==> flow/design.v <==
module cordic_pipelined #(
    parameter MODE                    = 0,      
    parameter STAGES                  = 16,
    parameter CORDIC_WIDTH            = 16,
    parameter CORDIC_INTERNAL_WIDTH   = 20,
    parameter SFIXED_ZERO             = 32'd0,
    parameter SFIXED_PI               = 32'h3243F6A8,
    parameter SFIXED_PI_OVER_2        = 32'h1921FB54,
    parameter SFIXED_TWO_PI           = 32'h6487ED51
)(
    input  wire                                clk,
    input  wire                                rst,
    input  wire                                valid_in,
    input  wire  signed [CORDIC_WIDTH-1:0]      x_in,
    input  wire  signed [CORDIC_WIDTH-1:0]      y_in,
    input  wire  signed [CORDIC_INTERNAL_WIDTH-1:0] z_in,
    output reg                                 valid_out,
    output wire signed [CORDIC_WIDTH-1:0]      x_out,
    output wire signed [CORDIC_WIDTH-1:0]      y_out,
    output wire signed [CORDIC_WIDTH-1:0]      z_out
);
    wire signed [31:0] ANGLES [0:31];
    assign ANGLES[0]  = 32'h0000C90F;
    assign ANGLES[1]  = 32'h000076B1;
    assign ANGLES[2]  = 32'h00003EB6;
    assign ANGLES[3]  = 32'h00001FD5;
    assign ANGLES[4]  = 32'h00000FFA;
	 assign ANGLES[5]  = 32'h000007FF;
    assign ANGLES[6]  = 32'h000003FF;
    assign ANGLES[7]  = 32'h000001FF;
    assign ANGLES[8]  = 32'h000000FF;
    assign ANGLES[9]  = 32'h0000007F;
    assign ANGLES[10] = 32'h0000003F;
    assign ANGLES[11] = 32'h0000001F;
	  assign ANGLES[12] = 32'h0000000F;
    assign ANGLES[13] = 32'h00000007;
    assign ANGLES[14] = 32'h00000003;
    assign ANGLES[15] = 32'h00000001;
    assign ANGLES[16] = 32'h00000000;
    assign ANGLES[17] = 32'h00000000;
    assign ANGLES[18] = 32'h00000000;
	  assign ANGLES[19] = 32'h00000000;
    assign ANGLES[20] = 32'h00000000;
    assign ANGLES[21] = 32'h00000000;
    assign ANGLES[22] = 32'h00000000;
    assign ANGLES[23] = 32'h00000000;
    assign ANGLES[24] = 32'h00000000;
    assign ANGLES[25] = 32'h00000000;
    assign ANGLES[26] = 32'h00000000;
    assign ANGLES[27] = 32'h00000000;
	  assign ANGLES[28] = 32'h00000000;
    assign ANGLES[29] = 32'h00000000;
    assign ANGLES[30] = 32'h00000000;
    assign ANGLES[31] = 32'h00000000;
	  reg signed [CORDIC_INTERNAL_WIDTH-1:0] x_pipe [0:STAGES];
    reg signed [CORDIC_INTERNAL_WIDTH-1:0] y_pipe [0:STAGES];
    reg signed [CORDIC_INTERNAL_WIDTH-1:0] z_pipe [0:STAGES];
    reg [1:0]  quadrant_stages [0:STAGES];
    reg        valid_pipe      [0:STAGES];
    reg signed [CORDIC_INTERNAL_WIDTH-1:0] x_corrected,y_corrected,z_wrapped;
    localparam [31:0] PI_SH         = SFIXED_PI        >> 12;
    localparam [31:0] PI_OVER_2_SH  = SFIXED_PI_OVER_2 >> 12;
    localparam [31:0] TWO_PI_SH     = SFIXED_TWO_PI    >> 12;
    localparam signed [CORDIC_INTERNAL_WIDTH-1:0] Z_ZERO      = 0;
    localparam signed [CORDIC_INTERNAL_WIDTH-1:0] Z_PI        = PI_SH[CORDIC_INTERNAL_WIDTH-1:0];
    localparam signed [CORDIC_INTERNAL_WIDTH-1:0] Z_PI_OVER_2 = PI_OVER_2_SH[CORDIC_INTERNAL_WIDTH-1:0];
    localparam signed [CORDIC_INTERNAL_WIDTH-1:0] Z_TWO_PI    = TWO_PI_SH[CORDIC_INTERNAL_WIDTH-1:0];
    always @(posedge clk) begin
      if (rst) begin
         x_pipe[0] <= 0; y_pipe[0] <= 0; z_pipe[0] <= 0;
         quadrant_stages[0] <= 2'b00;
         valid_pipe[0] <= 0;
      end else begin
         z_wrapped = z_in;
         if (z_wrapped >  Z_PI)   z_wrapped =  z_wrapped-Z_TWO_PI;
         else if (z_wrapped <= -Z_PI) z_wrapped =  z_wrapped+Z_TWO_PI;
         if((z_wrapped>=Z_ZERO)&&(z_wrapped<=Z_PI_OVER_2)) begin
            quadrant_stages[0]<=2'b00;  z_pipe[0]<=z_wrapped;
         end
			else if((z_wrapped>Z_PI_OVER_2)&&((z_wrapped<=Z_PI)||(z_wrapped>= -Z_PI_OVER_2))) begin
            quadrant_stages[0]<=2'b01;  z_pipe[0]<=Z_PI-z_wrapped;
         end
         else if((z_wrapped<Z_ZERO)&&(z_wrapped>=-Z_PI_OVER_2)) begin
            quadrant_stages[0]<=2'b11;  z_pipe[0]<= -z_wrapped;
         end
			else begin
            quadrant_stages[0]<=2'b10;  z_pipe[0]<= -(Z_PI+z_wrapped);
         end
         x_pipe[0] <= {{(CORDIC_INTERNAL_WIDTH-CORDIC_WIDTH){x_in[CORDIC_WIDTH-1]}},x_in};
         y_pipe[0] <= {{(CORDIC_INTERNAL_WIDTH-CORDIC_WIDTH){y_in[CORDIC_WIDTH-1]}},y_in};
         valid_pipe[0] <= valid_in;
      end
   end
   genvar i;
   generate
      for (i=0; i<STAGES; i=i+1) begin : STAGES_GEN
         reg signed [CORDIC_INTERNAL_WIDTH-1:0] angle, dx, dy;
         reg sigma;
         always @(posedge clk) begin
           angle = ANGLES[i];
           sigma = (MODE==0) ? z_pipe[i][CORDIC_INTERNAL_WIDTH-1] : y_pipe[i][CORDIC_INTERNAL_WIDTH-1];
            dx    = (y_pipe[i] >>> i);
            dy    = (x_pipe[i] >>> i);
            if (sigma==0) begin
               x_pipe[i+1] <= x_pipe[i] - dx;
               y_pipe[i+1] <= y_pipe[i] + dy;
               z_pipe[i+1] <= z_pipe[i] - angle;
            end else begin
              x_pipe[i+1] <= x_pipe[i] + dx;
               y_pipe[i+1] <= y_pipe[i] - dy;
               z_pipe[i+1] <= z_pipe[i] + angle;
            end
            valid_pipe[i+1]      <= rst ? 1'b0 : valid_pipe[i];
            quadrant_stages[i+1] <= quadrant_stages[i];
         end
      end
   endgenerate
	 always @(posedge clk) begin
      case(quadrant_stages[STAGES])
         2'b00:  begin x_corrected <=  x_pipe[STAGES]; y_corrected <= y_pipe[STAGES]; end
         2'b11:  begin x_corrected <=  x_pipe[STAGES]; y_corrected <= -y_pipe[STAGES];end
         default:begin x_corrected <= -x_pipe[STAGES]; y_corrected <=  y_pipe[STAGES];end
      endcase
      valid_out <= rst ? 1'b0 : valid_pipe[STAGES];
   end
   assign x_out = x_corrected[CORDIC_WIDTH-1:0];
   assign y_out = y_corrected[CORDIC_WIDTH-1:0];
   assign z_out = z_pipe[STAGES][CORDIC_WIDTH-1:0];
endmodule
module cordic_oscillator #(
    parameter SFIXED_WIDTH = 32,            
    parameter CORDIC_WIDTH = 16,            
    parameter SFIXED_TWO_PI = 32'h6487ED51,          
    parameter SFIXED_ZERO   = 32'd0,
    parameter CORDIC_GAIN   = 16'h26DD           
	 )(
    input  wire                      clk,
    input  wire                      rst,
    input  wire                      ce,
    input  wire signed [SFIXED_WIDTH-1:0] tuning_word,
    output wire signed [CORDIC_WIDTH-1:0] sin_out,
    output wire signed [CORDIC_WIDTH-1:0] cos_out,
    output wire                      valid_out
);
    reg signed [SFIXED_WIDTH-1:0] phase_acc;
    reg signed [SFIXED_WIDTH-1:0] next_phase;
    localparam signed [SFIXED_WIDTH-1:0] TWO_PI_S = SFIXED_TWO_PI;
    always @(posedge clk) begin
        if (rst) begin
            phase_acc <= {SFIXED_WIDTH{1'b0}};
        end
		  else if (ce) begin
            next_phase = phase_acc + tuning_word;
            if (next_phase >= TWO_PI_S)
                phase_acc <= next_phase - TWO_PI_S;
            else if (next_phase < 0)
                phase_acc <= next_phase + TWO_PI_S;
            else
                phase_acc <= next_phase;
        end
    end
    wire signed [CORDIC_WIDTH-1:0] x_fixed  = CORDIC_GAIN;   
    wire signed [CORDIC_WIDTH-1:0] y_fixed  = {CORDIC_WIDTH{1'b0}};
    wire signed [CORDIC_WIDTH-1:0] x_out;
    wire signed [CORDIC_WIDTH-1:0] y_out;
    wire        valid_pipe;
	 cordic_pipelined cordic_inst (
        .clk       (clk),
        .rst       (rst),
        .x_in      (x_fixed),
        .y_in      (y_fixed),
        .z_in      (phase_acc[31:12]),
        .x_out     (x_out),
        .y_out     (y_out),
        .z_out     (),           
        .valid_in  (1'b1),
        .valid_out (valid_pipe)
    );
    assign sin_out   = y_out;
    assign cos_out   = x_out;
    assign valid_out = valid_pipe;
endmodule
From RTL to reports: cordic_oscillator --
What the tools print for cordic_oscillator, step after step. Lines are those of the file above, counted from 1. Cell names lack the library's common part. The mark - stands for no value.
Inputs: top cordic_oscillator, clock port clk, standard-cell library sky130hd, corner tt_025C_1v80

After elaboration --
Yosys after proc, flatten, opt, wreduce and memory -nomap, before mapping. Enables and synchronous resets that opt folds into registers are not counted as muxes. Print and check cells are not counted. Equal cells are merged and count once.
Bit counts: word-level cells 269, input port bits 35, register bits 1076, output and inout port bits 33
Operators by class: add/sub/neg operators 102, mux-type cells 60, magnitude comparators 10, reduce/logical cells 8, eq/ne operators 1
Operators with widths (count):
- 20-bit two-way mux | 50
- 32-bit two-way mux | 2
- 16-bit two-way mux | 4
- 20-bit by 14-bit adder with 20-bit output | 3
- 20-bit by 14-bit subtractor with 20-bit output | 3
- 20-bit by 10-bit adder with 20-bit output | 2
- 20-bit by 10-bit subtractor with 20-bit output | 2
- 20-bit by 11-bit adder with 20-bit output | 2
- 20-bit by 11-bit subtractor with 20-bit output | 2
- 20-bit by 12-bit adder with 20-bit output | 2
- 20-bit by 12-bit subtractor with 20-bit output | 2
- 20-bit by 13-bit adder with 20-bit output | 2
- 20-bit by 13-bit subtractor with 20-bit output | 2
- 20-bit by 15-bit adder with 20-bit output | 2
- 20-bit by 15-bit subtractor with 20-bit output | 2
- 20-bit by 16-bit adder with 20-bit output | 2
- 20-bit by 16-bit subtractor with 20-bit output | 2
- 20-bit by 17-bit adder with 20-bit output | 2
- 20-bit by 17-bit subtractor with 20-bit output | 2
- 20-bit by 18-bit adder with 20-bit output | 2
- 20-bit by 18-bit subtractor with 20-bit output | 2
- 20-bit by 19-bit less-or-equal comparator with 1-bit output (second input constant) | 2
- 20-bit by 6-bit adder with 20-bit output | 2
- 20-bit by 6-bit subtractor with 20-bit output | 2
- 20-bit by 7-bit adder with 20-bit output | 2
- 20-bit by 7-bit subtractor with 20-bit output | 2
- 20-bit by 8-bit adder with 20-bit output | 2
- 20-bit by 8-bit subtractor with 20-bit output | 2
Other operator kinds: 62; their cells: 73.

Longest topological paths --
Yosys ltp: most cells in a row. Word level: on the elaborated netlist, between registers, memories and ports. Mapped: between sequential cells and ports; inverters and the memories' decode and read muxes count.
Depth: depth in word-level cells 9, ABC_AREA 0, gate-level depth with buffers 18, depth with buffers taken out 18

Netlist --
Yosys stat after the flow's synthesis: flattened, memories mapped to cells. It holds for the ABC_AREA given above (unset counts as 0); a run with the other value may have another netlist. Totals and module areas in this step are rounded.
Cell types:
- dfxtp_1 | count 1011, area in all 2.02E+04 um^2
- ha_1 | count 914, area in all 1.14E+04 um^2
- xnor2_1 | count 704, area in all 6.17E+03 um^2
- a21oi_1 | count 599, area in all 3E+03 um^2
- xor2_1 | count 331, area in all 2899.03 um^2
- nor2_1 | count 729, area in all 2.74E+03 um^2
- o21ai_0 | count 445, area in all 2.23E+03 um^2
- nor3_1 | count 354, area in all 1.77E+03 um^2
- a21o_1 | count 230, area in all 1.73E+03 um^2
- inv_1 | count 403, area in all 1.51E+03 um^2
- nand2_1 | count 390, area in all 1.46E+03 um^2
- nor2b_1 | count 157, area in all 982.192 um^2
- fa_1 | count 44, area in all 880.845 um^2
- a211oi_1 | count 114, area in all 855.821 um^2
- nand3_1 | count 150, area in all 750.72 um^2
- o21bai_1 | count 94, area in all 705.677 um^2
- a31oi_1 | count 112, area in all 700.672 um^2
- o21a_1 | count 93, area in all 698.17 um^2
Other cell types: 82; their cells: 1058.
Mapped netlist: chip area (Yosys) 68600 um^2, flip-flop cells 1011, buffer cells 135, sequential area 20200 um^2, standard cells after synthesis 7932
By module: a second synthesis without flattening, with its own total; a netlist apart from the flattened one above.
Unflattened totals: cell total of the unflattened synthesis 8889, area total of the unflattened synthesis 75900 um^2
Each row is one instance without its submodules.
Modules:
- cordic_pipelined | area 71100 um^2, seq. area 21500 um^2, cells 8236, instances 1
- cordic_oscillator | area 4730 um^2, seq. area 641 um^2, cells 653, instances 1

Worst setup path after synthesis --
Source: OpenSTA report_checks on the synthesized netlist (no wires, ideal clock, input and output delay 20% of the period each), path of least setup slack; recovery checks are left aside. Register names are those of the netlist, which keeps one name where synthesis merged equal registers.
Timing post-synthesis: path kind in2reg, from in (name not given), to reg phase_acc[22], stages on the path 15, path buffers 1, launch time at the first pin 1100 ps, arrival 4574 ps, clock period 5500 ps, slack 798 ps, delay of the path 3603 ps, library setup time 129 ps, data required time 5371 ps, input delay 1100 ps, synthesis period reached 4702 ps
"delay of the path" = arrival - input delay + setup time. "stages on the path": output pins that drive a net of the path, with the launching flip-flop's if there is one; two outputs of one cell count as two. "synthesis period reached" is the clock period less the worst setup slack; recovery checks do not enter. This is arithmetic on one report: input and output delays are still those of the set period (20% each). Between the ends stands the longest chain of elaborated cells between them, by number of cells; it is not shown to be the way that was timed. Of several equally long chains one is given. A line is the first line of the expression or statement that the cell stems from. Yosys adds cells for indexed reads and writes and turns some case tables into memories. At most two assigning lines are given for a register; there are more.
On the way, post-synthesis: cell sequence ha_1 > fa_1 > a21oi_1 > o2111ai_1 > and3_1 > o211ai_1 > a31oi_2 > a41oi_1 > xnor2_1 > or2_2 > o311a_1 > buf_2 > a31oi_1 > xor2_1 > o21ai_0, cells in the longest elaborated chain 4, elaborated cells between the ends (all ways) 7, source lines of those cells 5, those cells by class add/sub: 3; compare: 2; mux: 2
RTL lines, path post-synthesis:
- from (decl) | line 140
- 32-bit adder | line 153
- 32-bit adder | line 157 | phase_acc <= next_phase + TWO_PI_S;
- 32-bit two-way mux | line 156 | else if (next_phase < 0)
- 32-bit two-way mux | line 154 | if (next_phase >= TWO_PI_S)
- to (assign) | line 155 | phase_acc <= next_phase - TWO_PI_S;
- to (assign) | line 157
- to (decl) | line 145 | reg signed [SFIXED_WIDTH-1:0] phase_acc;

Timing after layout --
From the final timing report of stored run 1: the path of least setup slack in the routed layout; clock arrival at registers is part of the times. The path's times are printed in steps of 10 ps; the period is the one set.
Timing after layout: path kind in2reg, from in (name not given), to reg phase_acc[18], path buffers 4, arrival 4720 ps, slack 90 ps, clock period 4190 ps, launch time at the first pin 840 ps, library setup time 120 ps, data required time 4800 ps, stages on the path 17, input delay 840 ps
Between the ends stands the longest chain of elaborated cells between them, by number of cells; it is not shown to be the way that was timed. Of several equally long chains one is given. At most two assigning lines are given for a register; there are more.
On the way, after layout: cell sequence clkdlybuf4s50_1 > ha_1 > a211o_1 > a2111oi_4 > buf_4 > o31a_1 > buf_4 > o21ai_2 > xnor2_1 > nor4_4 > nand4_1 > a21oi_4 > nor3_4 > buf_4 > or4_4 > nand4_1 > o211ai_1, cells in the longest elaborated chain 4, elaborated cells between the ends (all ways) 7, source lines of those cells 5, those cells by class add/sub: 3; compare: 2; mux: 2
RTL lines, path after layout:
- from (decl) | line 140
- 32-bit adder | line 153
- 32-bit adder | line 157 | phase_acc <= next_phase + TWO_PI_S;
- 32-bit two-way mux | line 156 | else if (next_phase < 0)
- 32-bit two-way mux | line 154 | if (next_phase >= TWO_PI_S)
- to (assign) | line 155 | phase_acc <= next_phase - TWO_PI_S;
- to (assign) | line 157
- to (decl) | line 145 | reg signed [SFIXED_WIDTH-1:0] phase_acc;

==> results <==
Measured data: module cordic_oscillator, platform sky130hd, 3 stored runs of the flow under differing settings, order arbitrary. Input and output delays are each 20% of the period that was set; the output load is 0.01 pF.
By "clock period reached" is meant the clock period of the run minus its worst setup slack. This is arithmetic on one report: input and output delays are still those of the set period (20% each).
"time used up by the worst setup path" means the part of the period allowed to the worst setup path (the constraints hold back 20% at inputs and 20% at outputs) less its slack; where the path has registers, the arrival times of their clocks count too.
"time used up by the worst setup path" is given in steps of 10 ps.
The results are shown rounded.

[stored run 1] flow files
==> flow/run.sh <==
#!/bin/bash
# the make line also repeats the synthesis and layout settings of config.mk as NAME=value (left out here)
make -C /OpenROAD-flow-scripts/flow DESIGN_CONFIG=/design/flow/config.mk WORK_HOME=/design/flow/orfs CLKGATE_MAP_FILE= finish
==> flow/config.mk <==
export PLATFORM = sky130hd
export DESIGN_NAME = cordic_oscillator
export DESIGN_NICKNAME = cordic_oscillator
export VERILOG_FILES = /design/flow/design.v
export SDC_FILE = /design/flow/constraint.sdc
export NUM_CORES = 4
export LEC_CHECK = 0
export CAP_MARGIN = 35
export CELL_PAD_IN_SITES_DETAIL_PLACEMENT = 1
export CORE_MARGIN = 2
export CORE_UTILIZATION = 41
export CTS_CLUSTER_DIAMETER = 209
export MAX_ROUTING_LAYER = met5
export PLACE_DENSITY_LB_ADDON = 0.17
export SLEW_MARGIN = 15
export TNS_END_PERCENT = 15
==> flow/constraint.sdc <==
create_clock -name core_clock -period 4.19 [get_ports {clk}]
set_input_delay 0.8380 -clock core_clock [delete_from_list [all_inputs] [get_ports {clk}]]
set_output_delay 0.8380 -clock core_clock [all_outputs]
set_load 0.01 [all_outputs]

[stored run 1] result: setup TNS 0 ps; post-layout utilization 48.1%; time used up by the worst setup path 3260 ps; class of the worst setup path in2reg; chip area after synthesis (Yosys) 68600 um^2; standard-cell area of the final layout 80100 um^2; setup slack of the worst path 87 ps; clock period reached 4103 ps; full die area 171000 um^2; post-route worst hold slack 323 ps

[stored run 2] flow files
==> flow/run.sh <==
#!/bin/bash
# the make line also repeats the synthesis and layout settings of config.mk as NAME=value (left out here)
make -C /OpenROAD-flow-scripts/flow DESIGN_CONFIG=/design/flow/config.mk WORK_HOME=/design/flow/orfs CLKGATE_MAP_FILE= finish
==> flow/config.mk <==
export PLATFORM = sky130hd
export DESIGN_NAME = cordic_oscillator
export DESIGN_NICKNAME = cordic_oscillator
export VERILOG_FILES = /design/flow/design.v
export SDC_FILE = /design/flow/constraint.sdc
export NUM_CORES = 4
export LEC_CHECK = 0
export CAP_MARGIN = 20
export CORE_MARGIN = 2
export CORE_UTILIZATION = 40
export SLEW_MARGIN = 20
==> flow/constraint.sdc <==
create_clock -name core_clock -period 3.39 [get_ports {clk}]
set_input_delay 0.6780 -clock core_clock [delete_from_list [all_inputs] [get_ports {clk}]]
set_output_delay 0.6780 -clock core_clock [all_outputs]
set_load 0.01 [all_outputs]

[stored run 2] result: post-layout utilization 55.9%; full die area 175000 um^2; clock period reached 3854 ps; chip area after synthesis (Yosys) 68600 um^2; setup slack of the worst path -464 ps; standard-cell area of the final layout 95500 um^2; setup TNS -18600 ps; post-route worst hold slack 320 ps; time used up by the worst setup path 3850 ps; class of the worst setup path reg2reg

[stored run 3] flow files
==> flow/run.sh <==
#!/bin/bash
# the make line also repeats the synthesis and layout settings of config.mk as NAME=value (left out here)
make -C /OpenROAD-flow-scripts/flow DESIGN_CONFIG=/design/flow/config.mk WORK_HOME=/design/flow/orfs CLKGATE_MAP_FILE= finish
==> flow/config.mk <==
export PLATFORM = sky130hd
export DESIGN_NAME = cordic_oscillator
export DESIGN_NICKNAME = cordic_oscillator
export VERILOG_FILES = /design/flow/design.v
export SDC_FILE = /design/flow/constraint.sdc
export NUM_CORES = 4
export LEC_CHECK = 0
export CAP_MARGIN = 20
export CELL_PAD_IN_SITES_GLOBAL_PLACEMENT = 3
export CORE_MARGIN = 2
export CORE_UTILIZATION = 40
export CTS_CLUSTER_SIZE = 95
export GPL_TIMING_DRIVEN = 0
export SLEW_MARGIN = 20
==> flow/constraint.sdc <==
create_clock -name core_clock -period 5.5 [get_ports {clk}]
set_input_delay 1.1000 -clock core_clock [delete_from_list [all_inputs] [get_ports {clk}]]
set_output_delay 1.1000 -clock core_clock [all_outputs]
set_load 0.01 [all_outputs]

[stored run 3] result: full die area 175000 um^2; standard-cell area of the final layout 76400 um^2; clock period reached 5319 ps; post-layout utilization 44.7%; post-route worst hold slack 323 ps; setup slack of the worst path 181 ps; time used up by the worst setup path 4220 ps; class of the worst setup path in2reg; setup TNS 0 ps; chip area after synthesis (Yosys) 68600 um^2
